==> flow/design.v <==
module LMFE ( clk, reset, Din, in_en, busy, out_valid, Dout, mem_cen, mem_wen, mem_addr, mem_d, mem_q);
input   clk;
input   reset;
input   in_en;
output  busy;
output  out_valid;
input   [7:0]  Din;
output  [7:0]  Dout;
output  mem_cen;
output  mem_wen;
output  [9:0]  mem_addr;
output  [7:0]  mem_d;
input   [7:0]  mem_q;
wire [7:0] med_d_w;
wire med_en_w;
wire med_del_w;
wire newline_w;
control MainCT( .clk(clk), .rst(reset), .data_in(Din), .in_en(in_en), .busy(busy), .med_data(med_d_w), .med_en(med_en_w), .med_del(med_del_w), .cen(mem_cen), .wen(mem_wen), .addr(mem_addr), .memd(mem_d), .memq(mem_q), .out_valid(out_valid), .newline(newline_w));
insert_sort med(.clk(clk), .rst(reset) , .data_valid(med_en_w) , .data_in(med_d_w), .data_out(Dout), .del_valid(med_del_w), .newline(newline_w)); 
endmodule
module insert_sort(clk,rst,data_valid,data_in,data_out,del_valid,newline); 
input clk,rst,data_valid,del_valid,newline;
input [7:0]data_in;
output [7:0] data_out;
reg [7:0] in_r;
reg [6:0] counter_r;
wire [6:0] counter_w;
reg [1:0] state_r,state_w;
reg [7:0] list_r [48:0];
reg [7:0] list_w [48:0];
wire [48:0] pos_w;
integer i,k; 
parameter S_idle=3'd0;
parameter S_load=3'd1;
parameter S_done=3'd2;
parameter S_dele=3'd3;
assign pos_w[0]=(in_r>list_r[0]);
assign pos_w[1]=(in_r>list_r[1]);
assign pos_w[2]=(in_r>list_r[2]);
assign pos_w[3]=(in_r>list_r[3]);
assign pos_w[4]=(in_r>list_r[4]);
assign pos_w[5]=(in_r>list_r[5]);
assign pos_w[6]=(in_r>list_r[6]);
assign pos_w[7]=(in_r>list_r[7]);
assign pos_w[8]=(in_r>list_r[8]);
assign pos_w[9]=(in_r>list_r[9]);
assign pos_w[10]=(in_r>list_r[10]);
assign pos_w[11]=(in_r>list_r[11]);
assign pos_w[12]=(in_r>list_r[12]);
assign pos_w[13]=(in_r>list_r[13]);
assign pos_w[14]=(in_r>list_r[14]);
assign pos_w[15]=(in_r>list_r[15]);
assign pos_w[16]=(in_r>list_r[16]);
assign pos_w[17]=(in_r>list_r[17]);
assign pos_w[18]=(in_r>list_r[18]);
assign pos_w[19]=(in_r>list_r[19]);
assign pos_w[20]=(in_r>list_r[20]);
assign pos_w[21]=(in_r>list_r[21]);
assign pos_w[22]=(in_r>list_r[22]);
assign pos_w[23]=(in_r>list_r[23]);
assign pos_w[24]=(in_r>list_r[24]);
assign pos_w[25]=(in_r>list_r[25]);
assign pos_w[26]=(in_r>list_r[26]);
assign pos_w[27]=(in_r>list_r[27]);
assign pos_w[28]=(in_r>list_r[28]);
assign pos_w[29]=(in_r>list_r[29]);
assign pos_w[30]=(in_r>list_r[30]);
assign pos_w[31]=(in_r>list_r[31]);
assign pos_w[32]=(in_r>list_r[32]);
assign pos_w[33]=(in_r>list_r[33]);
assign pos_w[34]=(in_r>list_r[34]);
assign pos_w[35]=(in_r>list_r[35]);
assign pos_w[36]=(in_r>list_r[36]);
assign pos_w[37]=(in_r>list_r[37]);
assign pos_w[38]=(in_r>list_r[38]);
assign pos_w[39]=(in_r>list_r[39]);
assign pos_w[40]=(in_r>list_r[40]);
assign pos_w[41]=(in_r>list_r[41]);
assign pos_w[42]=(in_r>list_r[42]);
assign pos_w[43]=(in_r>list_r[43]);
assign pos_w[44]=(in_r>list_r[44]);
assign pos_w[45]=(in_r>list_r[45]);
assign pos_w[46]=(in_r>list_r[46]);
assign pos_w[47]=(in_r>list_r[47]);
assign pos_w[48]=(in_r>list_r[48]);
assign counter_w=(state_r==S_load)?counter_r+7'b1:7'b0;
assign data_out=list_r[24];
always@(*)
begin
	case(state_r)
		S_idle:  
		begin
			list_w[0]=list_r[0];
			list_w[1]=list_r[1];
			list_w[2]=list_r[2];
			list_w[3]=list_r[3];
			list_w[4]=list_r[4];
			list_w[5]=list_r[5];
			list_w[6]=list_r[6];
			list_w[7]=list_r[7];
			list_w[8]=list_r[8];
			list_w[9]=list_r[9];
			list_w[10]=list_r[10];
			list_w[11]=list_r[11];
			list_w[12]=list_r[12];
			list_w[13]=list_r[13];
			list_w[14]=list_r[14];
			list_w[15]=list_r[15];
			list_w[16]=list_r[16];
			list_w[17]=list_r[17];
			list_w[18]=list_r[18];
			list_w[19]=list_r[19];
			list_w[20]=list_r[20];
			list_w[21]=list_r[21];
			list_w[22]=list_r[22];
			list_w[23]=list_r[23];
			list_w[24]=list_r[24];
			list_w[25]=list_r[25];
			list_w[26]=list_r[26];
			list_w[27]=list_r[27];
			list_w[28]=list_r[28];
			list_w[29]=list_r[29];
			list_w[30]=list_r[30];
			list_w[31]=list_r[31];
			list_w[32]=list_r[32];
			list_w[33]=list_r[33];
			list_w[34]=list_r[34];
			list_w[35]=list_r[35];
			list_w[36]=list_r[36];
			list_w[37]=list_r[37];
			list_w[38]=list_r[38];
			list_w[39]=list_r[39];
			list_w[40]=list_r[40];
			list_w[41]=list_r[41];
			list_w[42]=list_r[42];
			list_w[43]=list_r[43];	
			list_w[44]=list_r[44];
			list_w[45]=list_r[45];
			list_w[46]=list_r[46];
			list_w[47]=list_r[47];
			list_w[48]=list_r[48];		
		end
		S_load:
		begin
			list_w[0]=((state_r==S_load)&&(pos_w[0]==1'b1))?list_r[0]:in_r;
			list_w[1]=(pos_w[1]==1'b1)?list_r[1]:((pos_w[0]==1'b1)&&(pos_w[1]==1'b0))?in_r:list_r[0];
			list_w[2]=(pos_w[2]==1'b1)?list_r[2]:((pos_w[1]==1'b1)&&(pos_w[2]==1'b0))?in_r:list_r[1];
			list_w[3]=(pos_w[3]==1'b1)?list_r[3]:((pos_w[2]==1'b1)&&(pos_w[3]==1'b0))?in_r:list_r[2];
			list_w[4]=(pos_w[4]==1'b1)?list_r[4]:((pos_w[3]==1'b1)&&(pos_w[4]==1'b0))?in_r:list_r[3];
			list_w[5]=(pos_w[5]==1'b1)?list_r[5]:((pos_w[4]==1'b1)&&(pos_w[5]==1'b0))?in_r:list_r[4];
			list_w[6]=(pos_w[6]==1'b1)?list_r[6]:((pos_w[5]==1'b1)&&(pos_w[6]==1'b0))?in_r:list_r[5];
			list_w[7]=(pos_w[7]==1'b1)?list_r[7]:((pos_w[6]==1'b1)&&(pos_w[7]==1'b0))?in_r:list_r[6];
			list_w[8]=(pos_w[8]==1'b1)?list_r[8]:((pos_w[7]==1'b1)&&(pos_w[8]==1'b0))?in_r:list_r[7];
			list_w[9]=(pos_w[9]==1'b1)?list_r[9]:((pos_w[8]==1'b1)&&(pos_w[9]==1'b0))?in_r:list_r[8];
			list_w[10]=(pos_w[10]==1'b1)?list_r[10]:((pos_w[9]==1'b1)&&(pos_w[10]==1'b0))?in_r:list_r[9];
			list_w[11]=(pos_w[11]==1'b1)?list_r[11]:((pos_w[10]==1'b1)&&(pos_w[11]==1'b0))?in_r:list_r[10];
			list_w[12]=(pos_w[12]==1'b1)?list_r[12]:((pos_w[11]==1'b1)&&(pos_w[12]==1'b0))?in_r:list_r[11];
			list_w[13]=(pos_w[13]==1'b1)?list_r[13]:((pos_w[12]==1'b1)&&(pos_w[13]==1'b0))?in_r:list_r[12];
			list_w[14]=(pos_w[14]==1'b1)?list_r[14]:((pos_w[13]==1'b1)&&(pos_w[14]==1'b0))?in_r:list_r[13];
			list_w[15]=(pos_w[15]==1'b1)?list_r[15]:((pos_w[14]==1'b1)&&(pos_w[15]==1'b0))?in_r:list_r[14];
			list_w[16]=(pos_w[16]==1'b1)?list_r[16]:((pos_w[15]==1'b1)&&(pos_w[16]==1'b0))?in_r:list_r[15];
			list_w[17]=(pos_w[17]==1'b1)?list_r[17]:((pos_w[16]==1'b1)&&(pos_w[17]==1'b0))?in_r:list_r[16];
			list_w[18]=(pos_w[18]==1'b1)?list_r[18]:((pos_w[17]==1'b1)&&(pos_w[18]==1'b0))?in_r:list_r[17];
			list_w[19]=(pos_w[19]==1'b1)?list_r[19]:((pos_w[18]==1'b1)&&(pos_w[19]==1'b0))?in_r:list_r[18];
			list_w[20]=(pos_w[20]==1'b1)?list_r[20]:((pos_w[19]==1'b1)&&(pos_w[20]==1'b0))?in_r:list_r[19];
			list_w[21]=(pos_w[21]==1'b1)?list_r[21]:((pos_w[20]==1'b1)&&(pos_w[21]==1'b0))?in_r:list_r[20];
			list_w[22]=(pos_w[22]==1'b1)?list_r[22]:((pos_w[21]==1'b1)&&(pos_w[22]==1'b0))?in_r:list_r[21];
			list_w[23]=(pos_w[23]==1'b1)?list_r[23]:((pos_w[22]==1'b1)&&(pos_w[23]==1'b0))?in_r:list_r[22];
			list_w[24]=(pos_w[24]==1'b1)?list_r[24]:((pos_w[23]==1'b1)&&(pos_w[24]==1'b0))?in_r:list_r[23];
			list_w[25]=(pos_w[25]==1'b1)?list_r[25]:((pos_w[24]==1'b1)&&(pos_w[25]==1'b0))?in_r:list_r[24];
			list_w[26]=(pos_w[26]==1'b1)?list_r[26]:((pos_w[25]==1'b1)&&(pos_w[26]==1'b0))?in_r:list_r[25];
			list_w[27]=(pos_w[27]==1'b1)?list_r[27]:((pos_w[26]==1'b1)&&(pos_w[27]==1'b0))?in_r:list_r[26];
			list_w[28]=(pos_w[28]==1'b1)?list_r[28]:((pos_w[27]==1'b1)&&(pos_w[28]==1'b0))?in_r:list_r[27];
			list_w[29]=(pos_w[29]==1'b1)?list_r[29]:((pos_w[28]==1'b1)&&(pos_w[29]==1'b0))?in_r:list_r[28];
			list_w[30]=(pos_w[30]==1'b1)?list_r[30]:((pos_w[29]==1'b1)&&(pos_w[30]==1'b0))?in_r:list_r[29];
			list_w[31]=(pos_w[31]==1'b1)?list_r[31]:((pos_w[30]==1'b1)&&(pos_w[31]==1'b0))?in_r:list_r[30];	
			list_w[32]=(pos_w[32]==1'b1)?list_r[32]:((pos_w[31]==1'b1)&&(pos_w[32]==1'b0))?in_r:list_r[31];
			list_w[33]=(pos_w[33]==1'b1)?list_r[33]:((pos_w[32]==1'b1)&&(pos_w[33]==1'b0))?in_r:list_r[32];	
			list_w[34]=(pos_w[34]==1'b1)?list_r[34]:((pos_w[33]==1'b1)&&(pos_w[34]==1'b0))?in_r:list_r[33];
			list_w[35]=(pos_w[35]==1'b1)?list_r[35]:((pos_w[34]==1'b1)&&(pos_w[35]==1'b0))?in_r:list_r[34];	
			list_w[36]=(pos_w[36]==1'b1)?list_r[36]:((pos_w[35]==1'b1)&&(pos_w[36]==1'b0))?in_r:list_r[35];
			list_w[37]=(pos_w[37]==1'b1)?list_r[37]:((pos_w[36]==1'b1)&&(pos_w[37]==1'b0))?in_r:list_r[36];	
			list_w[38]=(pos_w[38]==1'b1)?list_r[38]:((pos_w[37]==1'b1)&&(pos_w[38]==1'b0))?in_r:list_r[37];
			list_w[39]=(pos_w[39]==1'b1)?list_r[39]:((pos_w[38]==1'b1)&&(pos_w[39]==1'b0))?in_r:list_r[38];	
			list_w[40]=(pos_w[40]==1'b1)?list_r[40]:((pos_w[39]==1'b1)&&(pos_w[40]==1'b0))?in_r:list_r[39];
			list_w[41]=(pos_w[41]==1'b1)?list_r[41]:((pos_w[40]==1'b1)&&(pos_w[41]==1'b0))?in_r:list_r[40];	
			list_w[42]=(pos_w[42]==1'b1)?list_r[42]:((pos_w[41]==1'b1)&&(pos_w[42]==1'b0))?in_r:list_r[41];
			list_w[43]=(pos_w[43]==1'b1)?list_r[43]:((pos_w[42]==1'b1)&&(pos_w[43]==1'b0))?in_r:list_r[42];	
			list_w[44]=(pos_w[44]==1'b1)?list_r[44]:((pos_w[43]==1'b1)&&(pos_w[44]==1'b0))?in_r:list_r[43];
			list_w[45]=(pos_w[45]==1'b1)?list_r[45]:((pos_w[44]==1'b1)&&(pos_w[45]==1'b0))?in_r:list_r[44];	
			list_w[46]=(pos_w[46]==1'b1)?list_r[46]:((pos_w[45]==1'b1)&&(pos_w[46]==1'b0))?in_r:list_r[45];
			list_w[47]=(pos_w[47]==1'b1)?list_r[47]:((pos_w[46]==1'b1)&&(pos_w[47]==1'b0))?in_r:list_r[46];				
			list_w[48]=(pos_w[48]==1'b1)?list_r[48]:((pos_w[47]==1'b1)&&(pos_w[48]==1'b0))?in_r:list_r[47];					
		end
		S_done:
		begin
			list_w[0]=list_r[0];
			list_w[1]=list_r[1];
			list_w[2]=list_r[2];
			list_w[3]=list_r[3];
			list_w[4]=list_r[4];
			list_w[5]=list_r[5];
			list_w[6]=list_r[6];
			list_w[7]=list_r[7];
			list_w[8]=list_r[8];
			list_w[9]=list_r[9];
			list_w[10]=list_r[10];
			list_w[11]=list_r[11];
			list_w[12]=list_r[12];
			list_w[13]=list_r[13];
			list_w[14]=list_r[14];
			list_w[15]=list_r[15];
			list_w[16]=list_r[16];
			list_w[17]=list_r[17];
			list_w[18]=list_r[18];
			list_w[19]=list_r[19];
			list_w[20]=list_r[20];
			list_w[21]=list_r[21];
			list_w[22]=list_r[22];
			list_w[23]=list_r[23];
			list_w[24]=list_r[24];
			list_w[25]=list_r[25];
			list_w[26]=list_r[26];
			list_w[27]=list_r[27];
			list_w[28]=list_r[28];
			list_w[29]=list_r[29];
			list_w[30]=list_r[30];
			list_w[31]=list_r[31];
			list_w[32]=list_r[32];
			list_w[33]=list_r[33];
			list_w[34]=list_r[34];
			list_w[35]=list_r[35];
			list_w[36]=list_r[36];
			list_w[37]=list_r[37];
			list_w[38]=list_r[38];
			list_w[39]=list_r[39];
			list_w[40]=list_r[40];
			list_w[41]=list_r[41];
			list_w[42]=list_r[42];
			list_w[43]=list_r[43];	
			list_w[44]=list_r[44];
			list_w[45]=list_r[45];
			list_w[46]=list_r[46];
			list_w[47]=list_r[47];
			list_w[48]=list_r[48];					
		end
		S_dele:
		begin
			list_w[0]=(pos_w[0]==1'b1)?list_r[0]:list_r[1];
			list_w[1]=(pos_w[1]==1'b1)?list_r[1]:list_r[2];
			list_w[2]=(pos_w[2]==1'b1)?list_r[2]:list_r[3];
			list_w[3]=(pos_w[3]==1'b1)?list_r[3]:list_r[4];
			list_w[4]=(pos_w[4]==1'b1)?list_r[4]:list_r[5];
			list_w[5]=(pos_w[5]==1'b1)?list_r[5]:list_r[6];
			list_w[6]=(pos_w[6]==1'b1)?list_r[6]:list_r[7];
			list_w[7]=(pos_w[7]==1'b1)?list_r[7]:list_r[8];
			list_w[8]=(pos_w[8]==1'b1)?list_r[8]:list_r[9];
			list_w[9]=(pos_w[9]==1'b1)?list_r[9]:list_r[10];
			list_w[10]=(pos_w[10]==1'b1)?list_r[10]:list_r[11];
			list_w[11]=(pos_w[11]==1'b1)?list_r[11]:list_r[12];
			list_w[12]=(pos_w[12]==1'b1)?list_r[12]:list_r[13];
			list_w[13]=(pos_w[13]==1'b1)?list_r[13]:list_r[14];
			list_w[14]=(pos_w[14]==1'b1)?list_r[14]:list_r[15];
			list_w[15]=(pos_w[15]==1'b1)?list_r[15]:list_r[16];
			list_w[16]=(pos_w[16]==1'b1)?list_r[16]:list_r[17];
			list_w[17]=(pos_w[17]==1'b1)?list_r[17]:list_r[18];
			list_w[18]=(pos_w[18]==1'b1)?list_r[18]:list_r[19];
			list_w[19]=(pos_w[19]==1'b1)?list_r[19]:list_r[20];
			list_w[20]=(pos_w[20]==1'b1)?list_r[20]:list_r[21];
			list_w[21]=(pos_w[21]==1'b1)?list_r[21]:list_r[22];
			list_w[22]=(pos_w[22]==1'b1)?list_r[22]:list_r[23];
			list_w[23]=(pos_w[23]==1'b1)?list_r[23]:list_r[24];
			list_w[24]=(pos_w[24]==1'b1)?list_r[24]:list_r[25];
			list_w[25]=(pos_w[25]==1'b1)?list_r[25]:list_r[26];
			list_w[26]=(pos_w[26]==1'b1)?list_r[26]:list_r[27];
			list_w[27]=(pos_w[27]==1'b1)?list_r[27]:list_r[28];
			list_w[28]=(pos_w[28]==1'b1)?list_r[28]:list_r[29];
			list_w[29]=(pos_w[29]==1'b1)?list_r[29]:list_r[30];
			list_w[30]=(pos_w[30]==1'b1)?list_r[30]:list_r[31];
			list_w[31]=(pos_w[31]==1'b1)?list_r[31]:list_r[32];
			list_w[32]=(pos_w[32]==1'b1)?list_r[32]:list_r[33];
			list_w[33]=(pos_w[33]==1'b1)?list_r[33]:list_r[34];
			list_w[34]=(pos_w[34]==1'b1)?list_r[34]:list_r[35];
			list_w[35]=(pos_w[35]==1'b1)?list_r[35]:list_r[36];
			list_w[36]=(pos_w[36]==1'b1)?list_r[36]:list_r[37];
			list_w[37]=(pos_w[37]==1'b1)?list_r[37]:list_r[38];
			list_w[38]=(pos_w[38]==1'b1)?list_r[38]:list_r[39];
			list_w[39]=(pos_w[39]==1'b1)?list_r[39]:list_r[40];
			list_w[40]=(pos_w[40]==1'b1)?list_r[40]:list_r[41];
			list_w[41]=(pos_w[41]==1'b1)?list_r[41]:list_r[42];
			list_w[42]=(pos_w[42]==1'b1)?list_r[42]:list_r[43];
			list_w[43]=(pos_w[43]==1'b1)?list_r[43]:list_r[44];
			list_w[44]=(pos_w[44]==1'b1)?list_r[44]:list_r[45];
			list_w[45]=(pos_w[45]==1'b1)?list_r[45]:list_r[46];
			list_w[46]=(pos_w[46]==1'b1)?list_r[46]:list_r[47];
			list_w[47]=(pos_w[47]==1'b1)?list_r[47]:list_r[48];
			list_w[48]=(pos_w[48]==1'b1)?list_r[48]:8'd255;			
		end	
		default:
		begin
			list_w[0]=list_r[0];
			list_w[1]=list_r[1];
			list_w[2]=list_r[2];
			list_w[3]=list_r[3];
			list_w[4]=list_r[4];
			list_w[5]=list_r[5];
			list_w[6]=list_r[6];
			list_w[7]=list_r[7];
			list_w[8]=list_r[8];
			list_w[9]=list_r[9];
			list_w[10]=list_r[10];
			list_w[11]=list_r[11];
			list_w[12]=list_r[12];
			list_w[13]=list_r[13];
			list_w[14]=list_r[14];
			list_w[15]=list_r[15];
			list_w[16]=list_r[16];
			list_w[17]=list_r[17];
			list_w[18]=list_r[18];
			list_w[19]=list_r[19];
			list_w[20]=list_r[20];
			list_w[21]=list_r[21];
			list_w[22]=list_r[22];
			list_w[23]=list_r[23];
			list_w[24]=list_r[24];
			list_w[25]=list_r[25];
			list_w[26]=list_r[26];
			list_w[27]=list_r[27];
			list_w[28]=list_r[28];
			list_w[29]=list_r[29];
			list_w[30]=list_r[30];
			list_w[31]=list_r[31];
			list_w[32]=list_r[32];
			list_w[33]=list_r[33];
			list_w[34]=list_r[34];
			list_w[35]=list_r[35];
			list_w[36]=list_r[36];
			list_w[37]=list_r[37];
			list_w[38]=list_r[38];
			list_w[39]=list_r[39];
			list_w[40]=list_r[40];
			list_w[41]=list_r[41];
			list_w[42]=list_r[42];
			list_w[43]=list_r[43];	
			list_w[44]=list_r[44];
			list_w[45]=list_r[45];
			list_w[46]=list_r[46];
			list_w[47]=list_r[47];
			list_w[48]=list_r[48];
		end
	endcase		
end
always@(*)
begin
	case(state_r)
		S_idle: begin if(data_valid) state_w=S_load; else if(del_valid) state_w=S_dele; else state_w=S_idle; end
		S_load: begin if(data_valid) state_w=S_load; else state_w=S_done; end
		S_dele: begin if(del_valid) state_w=S_dele; else state_w=S_done; end
		S_done: begin if(del_valid) state_w=S_dele; else if(data_valid) state_w=S_load; else state_w=S_idle; end
		default: state_w=state_r;
	endcase
end
always@(posedge clk or posedge rst)
begin
	if(rst)
	begin
		in_r<=7'b0;
		counter_r<=7'b0;
        state_r<=2'b0;	
		list_r[0]<=8'd0;
		list_r[1]<=8'd0;		
		list_r[2]<=8'd0;		
		list_r[3]<=8'd0;		
		list_r[4]<=8'd0;		
		list_r[5]<=8'd0;		
		list_r[6]<=8'd0;		
		list_r[7]<=8'd0;		
		list_r[8]<=8'd0;		
		list_r[9]<=8'd0;		
		list_r[10]<=8'd0;		
		list_r[11]<=8'd0;		
		list_r[12]<=8'd0;		
		list_r[13]<=8'd0;		
		list_r[14]<=8'd0;		
		list_r[15]<=8'd0;		
		list_r[16]<=8'd0;		
		list_r[17]<=8'd0;		
		list_r[18]<=8'd0;		
		list_r[19]<=8'd0;		
		list_r[20]<=8'd0;		
		list_r[21]<=8'd255;		
		list_r[22]<=8'd255;		
		list_r[23]<=8'd255;		
		list_r[24]<=8'd255;		
		list_r[25]<=8'd255;		
		list_r[26]<=8'd255;		
		list_r[27]<=8'd255;		
		list_r[28]<=8'd255;		
		list_r[29]<=8'd255;		
		list_r[30]<=8'd255;		
		list_r[31]<=8'd255;		
		list_r[32]<=8'd255;		
		list_r[33]<=8'd255;		
		list_r[34]<=8'd255;		
		list_r[35]<=8'd255;		
		list_r[36]<=8'd255;		
		list_r[37]<=8'd255;		
		list_r[38]<=8'd255;		
		list_r[39]<=8'd255;		
		list_r[40]<=8'd255;		
		list_r[41]<=8'd255;		
		list_r[42]<=8'd255;		
		list_r[43]<=8'd255;		
		list_r[44]<=8'd255;		
		list_r[45]<=8'd255;		
		list_r[46]<=8'd255;		
		list_r[47]<=8'd255;		
		list_r[48]<=8'd255;		
	end
	else if(newline)
	begin
		in_r<=7'b0;
		counter_r<=7'b0;
        state_r<=2'b0;	
		list_r[0]<=8'd0;
		list_r[1]<=8'd0;		
		list_r[2]<=8'd0;		
		list_r[3]<=8'd0;		
		list_r[4]<=8'd0;		
		list_r[5]<=8'd0;		
		list_r[6]<=8'd0;		
		list_r[7]<=8'd0;		
		list_r[8]<=8'd0;		
		list_r[9]<=8'd0;		
		list_r[10]<=8'd0;		
		list_r[11]<=8'd0;		
		list_r[12]<=8'd0;		
		list_r[13]<=8'd0;		
		list_r[14]<=8'd0;		
		list_r[15]<=8'd0;		
		list_r[16]<=8'd0;		
		list_r[17]<=8'd0;		
		list_r[18]<=8'd0;		
		list_r[19]<=8'd0;		
		list_r[20]<=8'd0;		
		list_r[21]<=8'd255;		
		list_r[22]<=8'd255;		
		list_r[23]<=8'd255;		
		list_r[24]<=8'd255;		
		list_r[25]<=8'd255;		
		list_r[26]<=8'd255;		
		list_r[27]<=8'd255;		
		list_r[28]<=8'd255;		
		list_r[29]<=8'd255;		
		list_r[30]<=8'd255;		
		list_r[31]<=8'd255;		
		list_r[32]<=8'd255;		
		list_r[33]<=8'd255;		
		list_r[34]<=8'd255;		
		list_r[35]<=8'd255;		
		list_r[36]<=8'd255;		
		list_r[37]<=8'd255;		
		list_r[38]<=8'd255;		
		list_r[39]<=8'd255;		
		list_r[40]<=8'd255;		
		list_r[41]<=8'd255;		
		list_r[42]<=8'd255;		
		list_r[43]<=8'd255;		
		list_r[44]<=8'd255;		
		list_r[45]<=8'd255;		
		list_r[46]<=8'd255;		
		list_r[47]<=8'd255;		
		list_r[48]<=8'd255;		
	end	
	else
	begin	
		in_r<=data_in;
		counter_r<=counter_w;
        state_r<=state_w;	
		list_r[0]<=list_w[0];
		list_r[1]<=list_w[1];		
		list_r[2]<=list_w[2];		
		list_r[3]<=list_w[3];		
		list_r[4]<=list_w[4];		
		list_r[5]<=list_w[5];		
		list_r[6]<=list_w[6];		
		list_r[7]<=list_w[7];		
		list_r[8]<=list_w[8];		
		list_r[9]<=list_w[9];		
		list_r[10]<=list_w[10];
		list_r[11]<=list_w[11];
		list_r[12]<=list_w[12];
		list_r[13]<=list_w[13];
		list_r[14]<=list_w[14];
		list_r[15]<=list_w[15];
		list_r[16]<=list_w[16];
		list_r[17]<=list_w[17];
		list_r[18]<=list_w[18];
		list_r[19]<=list_w[19];
		list_r[20]<=list_w[20];
		list_r[21]<=list_w[21];
		list_r[22]<=list_w[22];
		list_r[23]<=list_w[23];
		list_r[24]<=list_w[24];
		list_r[25]<=list_w[25];
		list_r[26]<=list_w[26];
		list_r[27]<=list_w[27];
		list_r[28]<=list_w[28];
		list_r[29]<=list_w[29];
		list_r[30]<=list_w[30];
		list_r[31]<=list_w[31];
		list_r[32]<=list_w[32];
		list_r[33]<=list_w[33];
		list_r[34]<=list_w[34];
		list_r[35]<=list_w[35];
		list_r[36]<=list_w[36];
		list_r[37]<=list_w[37];
		list_r[38]<=list_w[38];
		list_r[39]<=list_w[39];
		list_r[40]<=list_w[40];
		list_r[41]<=list_w[41];
		list_r[42]<=list_w[42];
		list_r[43]<=list_w[43];
		list_r[44]<=list_w[44];
		list_r[45]<=list_w[45];
		list_r[46]<=list_w[46];
		list_r[47]<=list_w[47];
		list_r[48]<=list_w[48];	
	end
end
endmodule
module control ( clk, rst, data_in, in_en, busy, med_data, med_en, med_del, cen, wen, addr, memd, memq, out_valid, newline);
input   clk;
input   rst;
input   in_en;
input   [7:0] data_in;
input   [7:0] memq;
output  [7:0] memd;
output  cen;
output  wen;
output  busy;
output  med_en;
output  med_del;
output  newline;
output  out_valid;
output  [7:0] med_data;
output  [9:0] addr;
parameter S_init=3'd0;
parameter S_prep=3'd1;
parameter S_getw=3'd2;
parameter S_work=3'd3;
parameter S_endl=3'd4;
reg [2:0] state_r,state_w;
reg [6:0] counter_row_r;
wire [6:0] counter_row_w;
reg [6:0] counter_col_r;
wire [6:0] counter_col_w;
reg [6:0] countwin_row_r;
wire [6:0] countwin_row_w;
reg [6:0] countwin_col_r;
wire [6:0] countwin_col_w;
reg wen_r;
reg wen_w;
reg cen_r;
reg cen_w;
reg [9:0] addr_r;
reg [9:0] addr_w;
reg [7:0] work_counter;
reg [5:0] getw_counter;
wire [5:0] getw_counter_w;
reg busy_r;
reg busy_w;
reg out_v_r;
reg out_v_w;
reg med_en_r,med_en_w;
reg med_del_r,med_del_w;
reg [7:0] med_data_r,med_data_w;
integer k;
reg [7:0] data_r;
wire [7:0] data_w;
reg readfin;
wire readfin_w;
wire [6:0] mask_row;
wire [2:0] addr_shift_0;
wire [2:0] addr_shift_1;
wire [2:0] addr_shift_2;
wire [2:0] addr_shift_3;
wire [2:0] addr_shift_4;
wire [2:0] addr_shift_5;
wire [2:0] addr_shift_6;
wire [2:0] addr_shift_7;
assign busy=busy_r;
assign wen=wen_r;
assign cen=cen_r;
assign memd=data_r;
assign med_data=med_data_r;
assign med_del=med_del_r;
assign med_en=med_en_r;
assign counter_col_w=(in_en)?counter_col_r+7'b1:counter_col_r;
assign counter_row_w=(in_en&&counter_col_r==7'd127)?counter_row_r+7'b1:counter_row_r;
assign countwin_col_w=(out_valid)?countwin_col_r+7'b1:countwin_col_r;
assign countwin_row_w=(countwin_col_w==7'd0 && out_valid)?countwin_row_r+7'b1:countwin_row_r;
assign mask_row=(countwin_row_w==7'd0)?7'b000_0_111:(countwin_row_w==7'd1)?7'b000_0_011:(countwin_row_w==7'd2)?7'b000_0_001:(countwin_row_w==7'd125)?7'b100_0_000:(countwin_row_w==7'd126)?7'b110_0_000:(countwin_row_w==7'd127)?7'b111_0_000:7'b0;
assign addr_shift_0=(countwin_row_w[2:0]==3'd5)?(countwin_row_w[5:3]+3'd1):(countwin_row_w[2:0]==3'd6)?(countwin_row_w[5:3]+3'd1):(countwin_row_w[2:0]==3'd7)?(countwin_row_w[5:3]+3'd1):countwin_row_w[5:3];
assign addr_shift_1=(countwin_row_w[2:0]==3'd6)?(countwin_row_w[5:3]+3'd1):(countwin_row_w[2:0]==3'd7)?(countwin_row_w[5:3]+3'd1):countwin_row_w[5:3];
assign addr_shift_2=(countwin_row_w[2:0]==3'd7)?(countwin_row_w[5:3]+3'd1):countwin_row_w[5:3];
assign addr_shift_3=countwin_row_w[5:3];
assign addr_shift_4=countwin_row_w[5:3];
assign addr_shift_5=(countwin_row_w[2:0]==3'd0)?(countwin_row_w[5:3]-3'd1):countwin_row_w[5:3];	
assign addr_shift_6=(countwin_row_w[2:0]==3'd1)?(countwin_row_w[5:3]-3'd1):(countwin_row_w[2:0]==3'd0)?(countwin_row_w[5:3]-3'd1):countwin_row_w[5:3];
assign addr_shift_7=(countwin_row_w[2:0]==3'd2)?(countwin_row_w[5:3]-3'd1):(countwin_row_w[2:0]==3'd1)?(countwin_row_w[5:3]-3'd1):(countwin_row_w[2:0]==3'd0)?(countwin_row_w[5:3]-3'd1):countwin_row_w[5:3];
assign out_valid=(work_counter==8'd34)?1'b1:(getw_counter==5'd19)?1'b1:1'b0;
assign newline=(state_r==S_endl)?1'b1:1'b0;
assign data_w=(in_en)?data_in:data_r;
assign getw_counter_w=(state_r==S_getw)?(getw_counter<19)?getw_counter+5'd1:5'd0:5'd0;
assign readfin_w=(counter_col_r==7'd127 && counter_row_r ==7'd127)?1'b1:readfin;
assign addr=addr_r;
always@(*)
begin
	case(state_r)
	S_endl:
	begin
		busy_w=1'b1;
		cen_w=1'b0;
		wen_w=(readfin==1'b0)?1'b0:1'b1;
		addr_w=(readfin==1'b0)?{counter_row_r[2:0],7'b0}:{countwin_row_r[2:0],countwin_col_r};
		med_en_w=1'd0;
		med_del_w=1'd0;
		med_data_w=8'd255;
	end
	S_prep:
	begin
		busy_w=1'b0;
		cen_w=1'b0;	
		wen_w=1'b0;	
		addr_w={counter_row_r[2:0],counter_col_r};
		med_en_w=1'd0;
		med_del_w=1'd0;
		med_data_w=8'd255;
	end
	S_init:
	begin
		busy_w=1'b0;
		cen_w=1'b0;
		wen_w=1'b0;	
		addr_w=10'd0;
		med_en_w=1'd0;
		med_del_w=1'd0;
		med_data_w=8'd255;		
	end
	S_getw:
	begin
		busy_w=1'b1;		
		cen_w=1'b0;
		wen_w=1'b1;	
		case(getw_counter)
			5'd0: begin addr_w={(countwin_row_r[2:0]-3'd3),countwin_col_r-7'd4}; end
			5'd1: begin addr_w={(countwin_row_r[2:0]-3'd2),countwin_col_r-7'd4}; end
			5'd2: begin addr_w={(countwin_row_r[2:0]-3'd1),countwin_col_r-7'd4}; end		
			5'd3: begin addr_w={(countwin_row_r[2:0]),countwin_col_r-7'd4}; end
			5'd4: begin addr_w={(countwin_row_r[2:0]+3'd1),countwin_col_r-7'd4}; end
			5'd5: begin addr_w={(countwin_row_r[2:0]+3'd2),countwin_col_r-7'd4}; end	
			5'd6: begin addr_w={(countwin_row_r[2:0]+3'd3),countwin_col_r-7'd4}; end
			5'd8: begin addr_w={(countwin_row_r[2:0]-3'd3),countwin_col_r+7'd3}; end
			5'd9: begin addr_w={(countwin_row_r[2:0]-3'd2),countwin_col_r+7'd3}; end
			5'd10: begin addr_w={(countwin_row_r[2:0]-3'd1),countwin_col_r+7'd3}; end
			5'd11: begin addr_w={(countwin_row_r[2:0]),countwin_col_r+7'd3}; end
			5'd12: begin addr_w={(countwin_row_r[2:0]+3'd1),countwin_col_r+7'd3}; end
			5'd13: begin addr_w={(countwin_row_r[2:0]+3'd2),countwin_col_r+7'd3}; end
			5'd14: begin addr_w={(countwin_row_r[2:0]+3'd3),countwin_col_r+7'd3}; end
			default: begin addr_w=addr_r; end
		endcase
		case(getw_counter)	
			5'd1: begin med_data_w=(mask_row[0])?8'd0:(countwin_col_r>3)?memq:8'd0; med_en_w=1'd0; med_del_w=1'd1; end
			5'd2: begin med_data_w=(mask_row[1])?8'd0:(countwin_col_r>3)?memq:8'd0; med_en_w=1'd0; med_del_w=1'd1; end
			5'd3: begin med_data_w=(mask_row[2])?8'd0:(countwin_col_r>3)?memq:8'd0; med_en_w=1'd0; med_del_w=1'd1; end	
			5'd4: begin med_data_w=(mask_row[3])?8'd0:(countwin_col_r>3)?memq:8'd0; med_en_w=1'd0; med_del_w=1'd1; end
			5'd5: begin med_data_w=(mask_row[4])?8'd0:(countwin_col_r>3)?memq:8'd0; med_en_w=1'd0; med_del_w=1'd1; end
			5'd6: begin med_data_w=(mask_row[5])?8'd0:(countwin_col_r>3)?memq:8'd0; med_en_w=1'd0; med_del_w=1'd1; end
			5'd7: begin med_data_w=(mask_row[6])?8'd0:(countwin_col_r>3)?memq:8'd0; med_en_w=1'd0; med_del_w=1'd1; end
			5'd9: begin med_data_w=(mask_row[0])?8'd0:(countwin_col_r<=124)?memq:8'd0; med_en_w=1'd1; med_del_w=1'd0; end
			5'd10: begin med_data_w=(mask_row[1])?8'd0:(countwin_col_r<=124)?memq:8'd0; med_en_w=1'd1; med_del_w=1'd0; end
			5'd11: begin med_data_w=(mask_row[2])?8'd0:(countwin_col_r<=124)?memq:8'd0; med_en_w=1'd1; med_del_w=1'd0; end
			5'd12: begin med_data_w=(mask_row[3])?8'd0:(countwin_col_r<=124)?memq:8'd0; med_en_w=1'd1; med_del_w=1'd0; end
			5'd13: begin med_data_w=(mask_row[4])?8'd0:(countwin_col_r<=124)?memq:8'd0; med_en_w=1'd1; med_del_w=1'd0; end
			5'd14: begin med_data_w=(mask_row[5])?8'd0:(countwin_col_r<=124)?memq:8'd0; med_en_w=1'd1; med_del_w=1'd0; end
			5'd15: begin med_data_w=(mask_row[6])?8'd0:(countwin_col_r<=124)?memq:8'd0; med_en_w=1'd1; med_del_w=1'd0; end	
			default: begin med_data_w=8'd255; med_en_w=1'd0; med_del_w=1'd0; end
		endcase
	end
	S_work:
	begin	
		busy_w=1'b1;	
		cen_w=1'b0;
		wen_w=1'b1;
		med_del_w=1'b0;	
		case(work_counter)
			8'd0: begin addr_w={(countwin_row_r[2:0]-3'd3),countwin_col_r}; end
			8'd1: begin addr_w={(countwin_row_r[2:0]-3'd2),countwin_col_r}; end
			8'd2: begin addr_w={(countwin_row_r[2:0]-3'd1),countwin_col_r}; end		
			8'd3: begin addr_w={(countwin_row_r[2:0]),countwin_col_r}; end
			8'd4: begin addr_w={(countwin_row_r[2:0]+3'd1),countwin_col_r}; end
			8'd5: begin addr_w={(countwin_row_r[2:0]+3'd2),countwin_col_r}; end	
			8'd6: begin addr_w={(countwin_row_r[2:0]+3'd3),countwin_col_r}; end
			8'd8: begin addr_w={(countwin_row_r[2:0]-3'd3),countwin_col_r+7'd1}; end
			8'd9: begin addr_w={(countwin_row_r[2:0]-3'd2),countwin_col_r+7'd1}; end
			8'd10: begin addr_w={(countwin_row_r[2:0]-3'd1),countwin_col_r+7'd1}; end
			8'd11: begin addr_w={(countwin_row_r[2:0]),countwin_col_r+7'd1}; end
			8'd12: begin addr_w={(countwin_row_r[2:0]+3'd1),countwin_col_r+7'd1}; end
			8'd13: begin addr_w={(countwin_row_r[2:0]+3'd2),countwin_col_r+7'd1}; end
			8'd14: begin addr_w={(countwin_row_r[2:0]+3'd3),countwin_col_r+7'd1}; end
			8'd16: begin addr_w={(countwin_row_r[2:0]-3'd3),countwin_col_r+7'd2}; end
			8'd17: begin addr_w={(countwin_row_r[2:0]-3'd2),countwin_col_r+7'd2}; end
			8'd18: begin addr_w={(countwin_row_r[2:0]-3'd1),countwin_col_r+7'd2}; end
			8'd19: begin addr_w={(countwin_row_r[2:0]),countwin_col_r+7'd2}; end
			8'd20: begin addr_w={(countwin_row_r[2:0]+3'd1),countwin_col_r+7'd2}; end
			8'd21: begin addr_w={(countwin_row_r[2:0]+3'd2),countwin_col_r+7'd2}; end
			8'd22: begin addr_w={(countwin_row_r[2:0]+3'd3),countwin_col_r+7'd2}; end	
			8'd24: begin addr_w={(countwin_row_r[2:0]-3'd3),countwin_col_r+7'd3}; end
			8'd25: begin addr_w={(countwin_row_r[2:0]-3'd2),countwin_col_r+7'd3}; end
			8'd26: begin addr_w={(countwin_row_r[2:0]-3'd1),countwin_col_r+7'd3}; end
			8'd27: begin addr_w={(countwin_row_r[2:0]),countwin_col_r+7'd3}; end
			8'd28: begin addr_w={(countwin_row_r[2:0]+3'd1),countwin_col_r+7'd3}; end
			8'd29: begin addr_w={(countwin_row_r[2:0]+3'd2),countwin_col_r+7'd3}; end
			8'd30: begin addr_w={(countwin_row_r[2:0]+3'd3),countwin_col_r+7'd3}; end
			default: begin addr_w=addr_r; end
		endcase
		case(work_counter)	
			8'd1: begin med_data_w=(mask_row[0])?8'd0:memq; med_en_w=1'd1; end
			8'd2: begin med_data_w=(mask_row[1])?8'd0:memq; med_en_w=1'd1; end
			8'd3: begin med_data_w=(mask_row[2])?8'd0:memq; med_en_w=1'd1; end	
			8'd4: begin med_data_w=(mask_row[3])?8'd0:memq; med_en_w=1'd1; end
			8'd5: begin med_data_w=(mask_row[4])?8'd0:memq; med_en_w=1'd1; end
			8'd6: begin med_data_w=(mask_row[5])?8'd0:memq; med_en_w=1'd1; end
			8'd7: begin med_data_w=(mask_row[6])?8'd0:memq; med_en_w=1'd1; end
			8'd9: begin med_data_w=(mask_row[0])?8'd0:memq; med_en_w=1'd1; end
			8'd10: begin med_data_w=(mask_row[1])?8'd0:memq; med_en_w=1'd1; end
			8'd11: begin med_data_w=(mask_row[2])?8'd0:memq; med_en_w=1'd1; end
			8'd12: begin med_data_w=(mask_row[3])?8'd0:memq; med_en_w=1'd1; end
			8'd13: begin med_data_w=(mask_row[4])?8'd0:memq; med_en_w=1'd1; end
			8'd14: begin med_data_w=(mask_row[5])?8'd0:memq; med_en_w=1'd1; end
			8'd15: begin med_data_w=(mask_row[6])?8'd0:memq; med_en_w=1'd1; end	
			8'd17: begin med_data_w=(mask_row[0])?8'd0:memq; med_en_w=1'd1; end
			8'd18: begin med_data_w=(mask_row[1])?8'd0:memq; med_en_w=1'd1; end
			8'd19: begin med_data_w=(mask_row[2])?8'd0:memq; med_en_w=1'd1; end
			8'd20: begin med_data_w=(mask_row[3])?8'd0:memq; med_en_w=1'd1; end
			8'd21: begin med_data_w=(mask_row[4])?8'd0:memq; med_en_w=1'd1; end
			8'd22: begin med_data_w=(mask_row[5])?8'd0:memq; med_en_w=1'd1; end
			8'd23: begin med_data_w=(mask_row[6])?8'd0:memq; med_en_w=1'd1; end	
			8'd25: begin med_data_w=(mask_row[0])?8'd0:memq; med_en_w=1'd1; end
			8'd26: begin med_data_w=(mask_row[1])?8'd0:memq; med_en_w=1'd1; end
			8'd27: begin med_data_w=(mask_row[2])?8'd0:memq; med_en_w=1'd1; end
			8'd28: begin med_data_w=(mask_row[3])?8'd0:memq; med_en_w=1'd1; end
			8'd29: begin med_data_w=(mask_row[4])?8'd0:memq; med_en_w=1'd1; end
			8'd30: begin med_data_w=(mask_row[5])?8'd0:memq; med_en_w=1'd1; end
			8'd31: begin med_data_w=(mask_row[6])?8'd0:memq; med_en_w=1'd1; end
			default: begin med_data_w=8'd255; med_en_w=1'd0; end
		endcase	
	end
	default:
	begin
		busy_w=1'b0;
		cen_w=1'b1;
		wen_w=1'b0;
		addr_w=10'd0;
		med_en_w=1'd0;
		med_del_w=1'd0;
		med_data_w=8'd255;					
	end
	endcase
end
always@(*)
begin
	case(state_r)
		S_init: begin if(in_en) state_w=S_prep; else state_w=S_init; end
		S_prep: begin if(counter_col_r==7'd127 && counter_row_r>7'd3) state_w=S_work; else state_w=S_prep;end
		S_getw: 
		begin 
			if(countwin_col_r==7'd127 && countwin_row_r<7'd127 && getw_counter==5'd19) state_w=S_endl; 
			else if(countwin_col_r==7'd127 && countwin_row_r==7'd127 && getw_counter==5'd19) state_w=S_init; 
			else state_w=S_getw; 
		end
		S_work: begin if(work_counter==8'd33) state_w=S_getw; else state_w=S_work; end
		S_endl: begin if(readfin==1'b0)state_w=S_prep; else state_w=S_work; end
		default:state_w=state_r;
	endcase
end
always@(posedge clk or posedge rst)
begin
	if(rst)
	begin
		readfin<=1'b0;
		state_r<=S_init;
		addr_r<=10'd0;
		out_v_r<=1'b0;
		cen_r<=8'd0;
		wen_r<=8'd0;
		med_en_r<=1'b0;
		med_del_r<=1'b0;
		med_data_r<=8'd0;
		work_counter<=8'd0;
		getw_counter<=5'd0;
		busy_r<=1'b0;
		data_r<=8'd0;
		counter_col_r<=7'b0;
		counter_row_r<=7'b0;
		countwin_col_r<=7'b0;
		countwin_row_r<=7'b0;		
	end
	else
	begin
		readfin<=readfin_w;	
		state_r<=state_w;
		addr_r<=addr_w;
		out_v_r<=1'b0;
		med_data_r<=med_data_w;
		cen_r<=cen_w;
		wen_r<=wen_w;
		med_en_r<=med_en_w;		
		med_del_r<=med_del_w;		
		work_counter<=(state_r==S_work && !in_en)?work_counter+8'd1:8'd0;	
		getw_counter<=getw_counter_w;
		busy_r<=busy_w;
		data_r<=data_w;
		counter_col_r<=counter_col_w;
		counter_row_r<=counter_row_w;		
		countwin_col_r<=countwin_col_w;
		countwin_row_r<=countwin_row_w;	
	end
end
endmodule
# --- Tool chain data of LMFE ---
# Each step is given for the RTL above and for the edited RTL.
# "orig" refers to lines of the RTL above, "edited" to lines of the edited file.
# "diff": "edited" minus "orig" as printed here. "change_rel_pct": 100 x difference / "orig".
# Library cell names are shortened.
design:
  design: "LMFE"
  clock_port: "clk"
  cell_library: "sky130hd"
  lib_corner: "tt_025C_1v80"

# --- Edit of the RTL ---
# Unified diff, file above to edited file.
# A script made this edit. It changes what the design does and was not meant as an optimisation.
# begin of diff
@@ -798,5 +798,4 @@
 		med_en_r<=1'b0;
 		med_del_r<=1'b0;
-		med_data_r<=8'd0;
 		work_counter<=8'd0;
 		getw_counter<=5'd0;
@@ -814,5 +813,4 @@
 		addr_r<=addr_w;
 		out_v_r<=1'b0;
-		med_data_r<=med_data_w;
 		cen_r<=cen_w;
 		wen_r<=wen_w;
@@ -829,3 +827,4 @@
 	end
 end
+always @(*) med_data_r = med_data_w;
 endmodule
# end of diff

# --- Word-level counts ---
# Counts by Yosys on the flattened word-level netlist (proc, flatten, opt, wreduce). Print and check cells are left out.
bits:
  columns: ["element", "orig", "edited", "diff", "change_rel_pct"]
  rows:
  - ["regBits", 479, 471, -8, -1.67]
op_classes:
  columns: ["element", "orig", "edited", "diff", "change_rel_pct"]
  rows:
  - ["reduce_and_logical", 130, 130, 0, 0.00]
  - ["mux", 313, 313, 0, 0.00]
  - ["cmp", 54, 54, 0, 0.00]
  - ["logic", 48, 48, 0, 0.00]
  - ["n_addsub", 15, 15, 0, 0.00]
  - ["n_eq", 166, 166, 0, 0.00]
# Unchanged operator kinds not shown: 70.

# --- Depth ---
# Yosys ltp: most cells in a row. Word level: on the elaborated netlist, between registers, memories and ports. Mapped: between sequential cells and ports; inverters and the memories' decode and read muxes count.
depth:
  columns: ["element", "orig", "edited", "diff", "change_rel_pct"]
  rows:
  - ["word_depth", 17, 18, 1, 5.88]
  - ["abc_area", "0", "0", null, null]
  - ["ltp_mapped", 15, 14, -1, -6.67]
  - ["ltp_nobuf", 11, 12, 1, 9.09]

# --- Mapped cells and area ---
# Yosys stat after the flow's synthesis: flattened, memories mapped to cells. It holds for the ABC_AREA given above (unset counts as 0); a run with the other value may have another netlist.
by_type:
  columns: ["cell_type", "orig", "edited", "diff", "change_rel_pct"]
  rows:
  - ["mux2i_1", 307, 343, 36, 11.73]
  - ["mux2_2", 51, 27, -24, -47.06]
  - ["nand3_1", 280, 260, -20, -7.14]
  - ["o21a_1", 139, 121, -18, -12.95]
  - ["a32o_1", 108, 91, -17, -15.74]
  - ["a22o_1", 44, 61, 17, 38.64]
  - ["o22a_1", 187, 202, 15, 8.02]
  - ["a21oi_1", 151, 138, -13, -8.61]
  - ["nand2b_1", 35, 24, -11, -31.43]
  - ["nor2b_1", 70, 60, -10, -14.29]
  - ["o21ai_0", 382, 390, 8, 2.09]
  - ["dfrtp_1", 257, 249, -8, -3.11]
  - ["o311ai_0", 20, 12, -8, -40.00]
  - ["clkbuf_1", 204, 210, 6, 2.94]
  - ["nand4_1", 39, 33, -6, -15.38]
  - ["and2_1", 8, 14, 6, 75.00]
  - ["o211ai_1", 18, 13, -5, -27.78]
  - ["xor2_1", 16, 21, 5, 31.25]
# Unchanged cell types not shown: 15.
# The list need not be complete.
synth_totals:
  columns: ["element", "orig", "edited", "diff", "change_rel_pct"]
  rows:
  - ["seq_area_um2", 12369.4, 12169.2, -200.2, -1.62]
  - ["stdcells", 4313, 4261, -52, -1.21]
  - ["area_um2", 37945.1, 37512.2, -432.9, -1.14]
  - ["ffs", 483, 475, -8, -1.66]
# The figures by module come from a second, unflattened synthesis with its own total; it is not the netlist above.
hier_totals:
  columns: ["element", "orig", "edited", "diff", "change_rel_pct"]
  rows:
  - ["hier_cells", 4814, 4782, -32, -0.66]
  - ["area_unflattened_um2", 41113.2, 40762.8, -350.4, -0.85]
# Rows give one instance, submodules left out.
by_module_orig:
  columns: ["mod", "area_um2", "cells", "seq_area_um2", "instances"]
  rows:
  - ["insert_sort", 35745.5, 4199, 10391.2, 1]
  - ["control", 5367.6, 615, 1978.1, 1]
  - ["LMFE", 0.0, 0, 0.0, 1]
by_module_edited:
  columns: ["mod", "area_um2", "cells", "seq_area_um2", "instances"]
  rows:
  - ["insert_sort", 35745.5, 4199, 10391.2, 1]
  - ["control", 5017.3, 583, 1778.0, 1]
  - ["LMFE", 0.0, 0, 0.0, 1]

# --- Timing after synthesis ---
# Path of least setup slack by OpenSTA after synthesis, without wires, with an ideal clock, recovery checks aside; 20% of the period is set as input and as output delay. Where synthesis merged equal registers, the netlist keeps one of their names.
synth_timing:
  columns: ["element", "orig", "edited", "diff", "change_rel_pct"]
  rows:
  - ["kind", "reg2reg", "reg2reg", null, null]
  - ["startpoint", "register med.in_r[0]", "register med.in_r[0]", null, null]
  - ["endpoint", "register med.list_r[7][0]", "register med.list_r[16][7]", null, null]
  - ["tclk_ns", 6.0, 6.0, 0.0, 0.00]
  - ["delay_ns", 4.138, 3.932, -0.206, -4.98]
  - ["driving_pins", 14, 13, -1, -7.14]
  - ["path_slack_ns", 1.863, 2.068, 0.205, null]
  - ["launch_ns", 0.000, 0.000, 0.000, null]
  - ["arrival_time_ns", 4.016, 3.811, -0.205, -5.10]
  - ["period_less_setup_slack_ns", 4.137, 3.932, -0.205, -4.96]
# "delay_ns" is the arrival time less input delay plus setup time.
# "driving_pins" counts driving pins, that of a launching flip-flop among them; a cell with two outputs on the path counts twice.
# "period_less_setup_slack_ns" = period - worst setup slack (recovery checks aside). The figure is calculated, with input and output delays left at 20% of the set period.
# The rows between start and end are the longest chain of elaborated cells between them; the timing report does not say that the signal goes this way. Where chains are equally long, one stands for them.
# Each line given opens the expression or statement behind the cell; cells for indexed reads and writes are added by Yosys, which also makes memories of some case tables.
# A register here has more assigning lines than the two given.
synth_between_orig:
  path_cell_list: "dfrtp_1 clkbuf_1 inv_1 clkbuf_1 ha_1 nor2b_1 o21a_1 o21a_1 o21ai_0 nand3b_1 a21oi_1 mux2i_1 nand2_1 a32o_1"
  elab_chain_cells: 7
  cone_cells: 12
  classes_between: "compare (2); eq/ne (2); mux (5); logic (1); reduce/logical (2)"
synth_lines_orig:
  columns: ["element", "line_no", "text"]
  rows:
  - ["start, declared", 25, "reg [7:0] in_r;"]
  - ["start, assigned", 367, "in_r<=7'b0;"]
  - ["start, assigned", 477, "in_r<=data_in;"]
  - ["8-bit greater-than comparator", 44, "assign pos_w[7]=(in_r>list_r[7]);"]
  - ["1-bit inverter", 152, "list_w[7]=(pos_w[7]==1'b1)?list_r[7]:((pos_w[6]==1'b1)&&(pos_w[7]==1'b0))?in_r:list_r[6];"]
  - ["1-bit logical AND", 152, null]
  - ["8-bit 2-to-1 mux (2 in a row)", 152, null]
  - ["8-bit parallel mux with 2-bit select", 90, "case(state_r)"]
  - ["8-bit 2-to-1 mux", 420, "else if(newline)"]
  - ["end, assigned", 432, "list_r[7]<=8'd0;"]
  - ["end, assigned", 487, "list_r[7]<=list_w[7];"]
  - ["end, declared", 29, "reg [7:0] list_r [48:0];"]
synth_between_edited:
  path_cell_list: "dfrtp_1 inv_1 clkbuf_1 ha_1 nor2b_1 o21a_1 o21a_1 o21ai_0 nand3b_1 a21oi_1 mux2i_1 mux2i_1 a22o_1"
  elab_chain_cells: 7
  cone_cells: 12
  classes_between: "compare (2); eq/ne (2); mux (5); logic (1); reduce/logical (2)"
synth_lines_edited:
  columns: ["element", "line_no", "text"]
  rows:
  - ["start, declared", 25, "reg [7:0] in_r;"]
  - ["start, assigned", 367, "in_r<=7'b0;"]
  - ["start, assigned", 477, "in_r<=data_in;"]
  - ["8-bit greater-than comparator", 53, "assign pos_w[16]=(in_r>list_r[16]);"]
  - ["1-bit inverter", 161, "list_w[16]=(pos_w[16]==1'b1)?list_r[16]:((pos_w[15]==1'b1)&&(pos_w[16]==1'b0))?in_r:list_r[15];"]
  - ["1-bit logical AND", 161, null]
  - ["8-bit 2-to-1 mux (2 in a row)", 161, null]
  - ["8-bit parallel mux with 2-bit select", 90, "case(state_r)"]
  - ["8-bit 2-to-1 mux", 420, "else if(newline)"]
  - ["end, assigned", 441, "list_r[16]<=8'd0;"]
  - ["end, assigned", 496, "list_r[16]<=list_w[16];"]
  - ["end, declared", 29, "reg [7:0] list_r [48:0];"]

# --- Timing after layout ---
# From the final timing report of each run of set A: the path of least setup slack in the routed layout; clock arrival at registers is part of the times.
layout_timing:
  columns: ["element", "orig", "edited", "diff", "change_rel_pct"]
  rows:
  - ["kind", "reg2reg", "reg2reg", null, null]
  - ["startpoint", "register med.in_r[2]", "register med.in_r[2]", null, null]
  - ["endpoint", "register med.list_r[10][5]", "register med.list_r[17][0]", null, null]
  - ["launch_ns", 0.65, 0.62, -0.03, -4.62]
  - ["path_slack_ns", 1.91, 1.85, -0.06, null]
  - ["tclk_ns", 6.0, 6.0, 0.0, 0.00]
  - ["driving_pins", 10, 10, 0, 0.00]
  - ["arrival_time_ns", 4.66, 4.71, 0.05, 1.07]
# The rows between start and end are the longest chain of elaborated cells between them; the timing report does not say that the signal goes this way. Where chains are equally long, one stands for them.
# A register here has more assigning lines than the two given.
layout_between_orig:
  path_cell_list: "dfrtp_4 ha_1 o21a_1 o21a_1 o21a_1 o21a_1 o21ai_1 o21ai_1 nor2_1 a32o_1"
  elab_chain_cells: 7
  cone_cells: 12
  classes_between: "compare (2); eq/ne (2); mux (5); logic (1); reduce/logical (2)"
layout_lines_orig:
  columns: ["element", "line_no", "text"]
  rows:
  - ["start, declared", 25, "reg [7:0] in_r;"]
  - ["start, assigned", 367, "in_r<=7'b0;"]
  - ["start, assigned", 477, "in_r<=data_in;"]
  - ["8-bit greater-than comparator", 47, "assign pos_w[10]=(in_r>list_r[10]);"]
  - ["1-bit inverter", 155, "list_w[10]=(pos_w[10]==1'b1)?list_r[10]:((pos_w[9]==1'b1)&&(pos_w[10]==1'b0))?in_r:list_r[9];"]
  - ["1-bit logical AND", 155, null]
  - ["8-bit 2-to-1 mux (2 in a row)", 155, null]
  - ["8-bit parallel mux with 2-bit select", 90, "case(state_r)"]
  - ["8-bit 2-to-1 mux", 420, "else if(newline)"]
  - ["end, assigned", 435, "list_r[10]<=8'd0;"]
  - ["end, assigned", 490, "list_r[10]<=list_w[10];"]
  - ["end, declared", 29, "reg [7:0] list_r [48:0];"]
layout_between_edited:
  path_cell_list: "dfrtp_4 ha_1 o21a_1 o21a_1 o21a_1 o21a_1 o21ai_1 o21ai_1 nor2_1 a32o_1"
  elab_chain_cells: 7
  cone_cells: 12
  classes_between: "compare (2); eq/ne (2); mux (5); logic (1); reduce/logical (2)"
layout_lines_edited:
  columns: ["element", "line_no", "text"]
  rows:
  - ["start, declared", 25, "reg [7:0] in_r;"]
  - ["start, assigned", 367, "in_r<=7'b0;"]
  - ["start, assigned", 477, "in_r<=data_in;"]
  - ["8-bit greater-than comparator", 54, "assign pos_w[17]=(in_r>list_r[17]);"]
  - ["1-bit inverter", 162, "list_w[17]=(pos_w[17]==1'b1)?list_r[17]:((pos_w[16]==1'b1)&&(pos_w[17]==1'b0))?in_r:list_r[16];"]
  - ["1-bit logical AND", 162, null]
  - ["8-bit 2-to-1 mux (2 in a row)", 162, null]
  - ["8-bit parallel mux with 2-bit select", 90, "case(state_r)"]
  - ["8-bit 2-to-1 mux", 420, "else if(newline)"]
  - ["end, assigned", 442, "list_r[17]<=8'd0;"]
  - ["end, assigned", 497, "list_r[17]<=list_w[17];"]
  - ["end, declared", 29, "reg [7:0] list_r [48:0];"]

# --- Measured runs ---
# Runs of the flow (Yosys, OpenROAD) on both versions; the two runs of a pair have the same settings. The constraints put input and output delay at 20% of the set period each and load the outputs with 0.01 pF.
flow_settings_set_A:
  CORE_UTILIZATION: 40
  period_ns: 6.0
  CAP_MARGIN: 20
  CORE_MARGIN: 2
  SLEW_MARGIN: 20
results_set_A:
  columns: ["element", "orig", "edited", "diff", "change_rel_pct"]
  rows:
  - ["yosys_chip_area_um2", 37945.1, 37512.2, -432.9, -1.14]
  - ["layout_stdcell_area_um2", 41831.4, 41204.5, -626.9, -1.50]
  - ["worst_setup_slack_ns", 1.912, 1.851, -0.061, null]
  - ["fin_power_mw", 7.504, 7.326, -0.178, -2.37]
  - ["die_footprint_um2", 97344.0, 96245.8, -1098.2, -1.13]
  - ["hold_ws_ns", 0.430, 0.426, -0.004, null]
  - ["setupTns_ns", 0.000, 0.000, 0.000, null]
  - ["achievedPeriod_ns", 4.088, 4.149, 0.061, 1.49]
  - ["post_route_util_pct", 44.7, 44.2, -0.5, null]
flow_settings_set_B:
  CAP_MARGIN: 10
  CELL_PAD_IN_SITES_GLOBAL_PLACEMENT: 1
  CORE_ASPECT_RATIO: 1.06
  CORE_UTILIZATION: 20
  CTS_CLUSTER_SIZE: 81
  GPL_TIMING_DRIVEN: 1
  HOLD_SLACK_MARGIN: -0.06
  MIN_ROUTING_LAYER: "met2"
  PLACE_DENSITY_LB_ADDON: 0.28
  period_ns: 4.57
  CORE_MARGIN: 2
  SLEW_MARGIN: 20
results_set_B:
  columns: ["element", "orig", "edited", "diff", "change_rel_pct"]
  rows:
  - ["yosys_chip_area_um2", 37945.1, 37512.2, -432.9, -1.14]
  - ["layout_stdcell_area_um2", 44129.8, 43828.3, -301.5, -0.68]
  - ["worst_setup_slack_ns", 0.558, 0.640, 0.082, null]
  - ["fin_power_mw", 10.265, 10.256, -0.009, -0.09]
  - ["die_footprint_um2", 193226.0, 191041.0, -2185.0, -1.13]
  - ["hold_ws_ns", 0.440, 0.432, -0.008, null]
  - ["setupTns_ns", 0.000, 0.000, 0.000, null]
  - ["achievedPeriod_ns", 4.012, 3.930, -0.082, -2.04]
  - ["post_route_util_pct", 23.4, 23.5, 0.1, null]
# "achievedPeriod_ns": clock period set for the run, less the worst setup slack. It is reckoned from that one timing run; input and output delays stay at 20% of the period that was set.
# "fin_power_mw": no workload was simulated; the value follows from the tool's default switching activity.
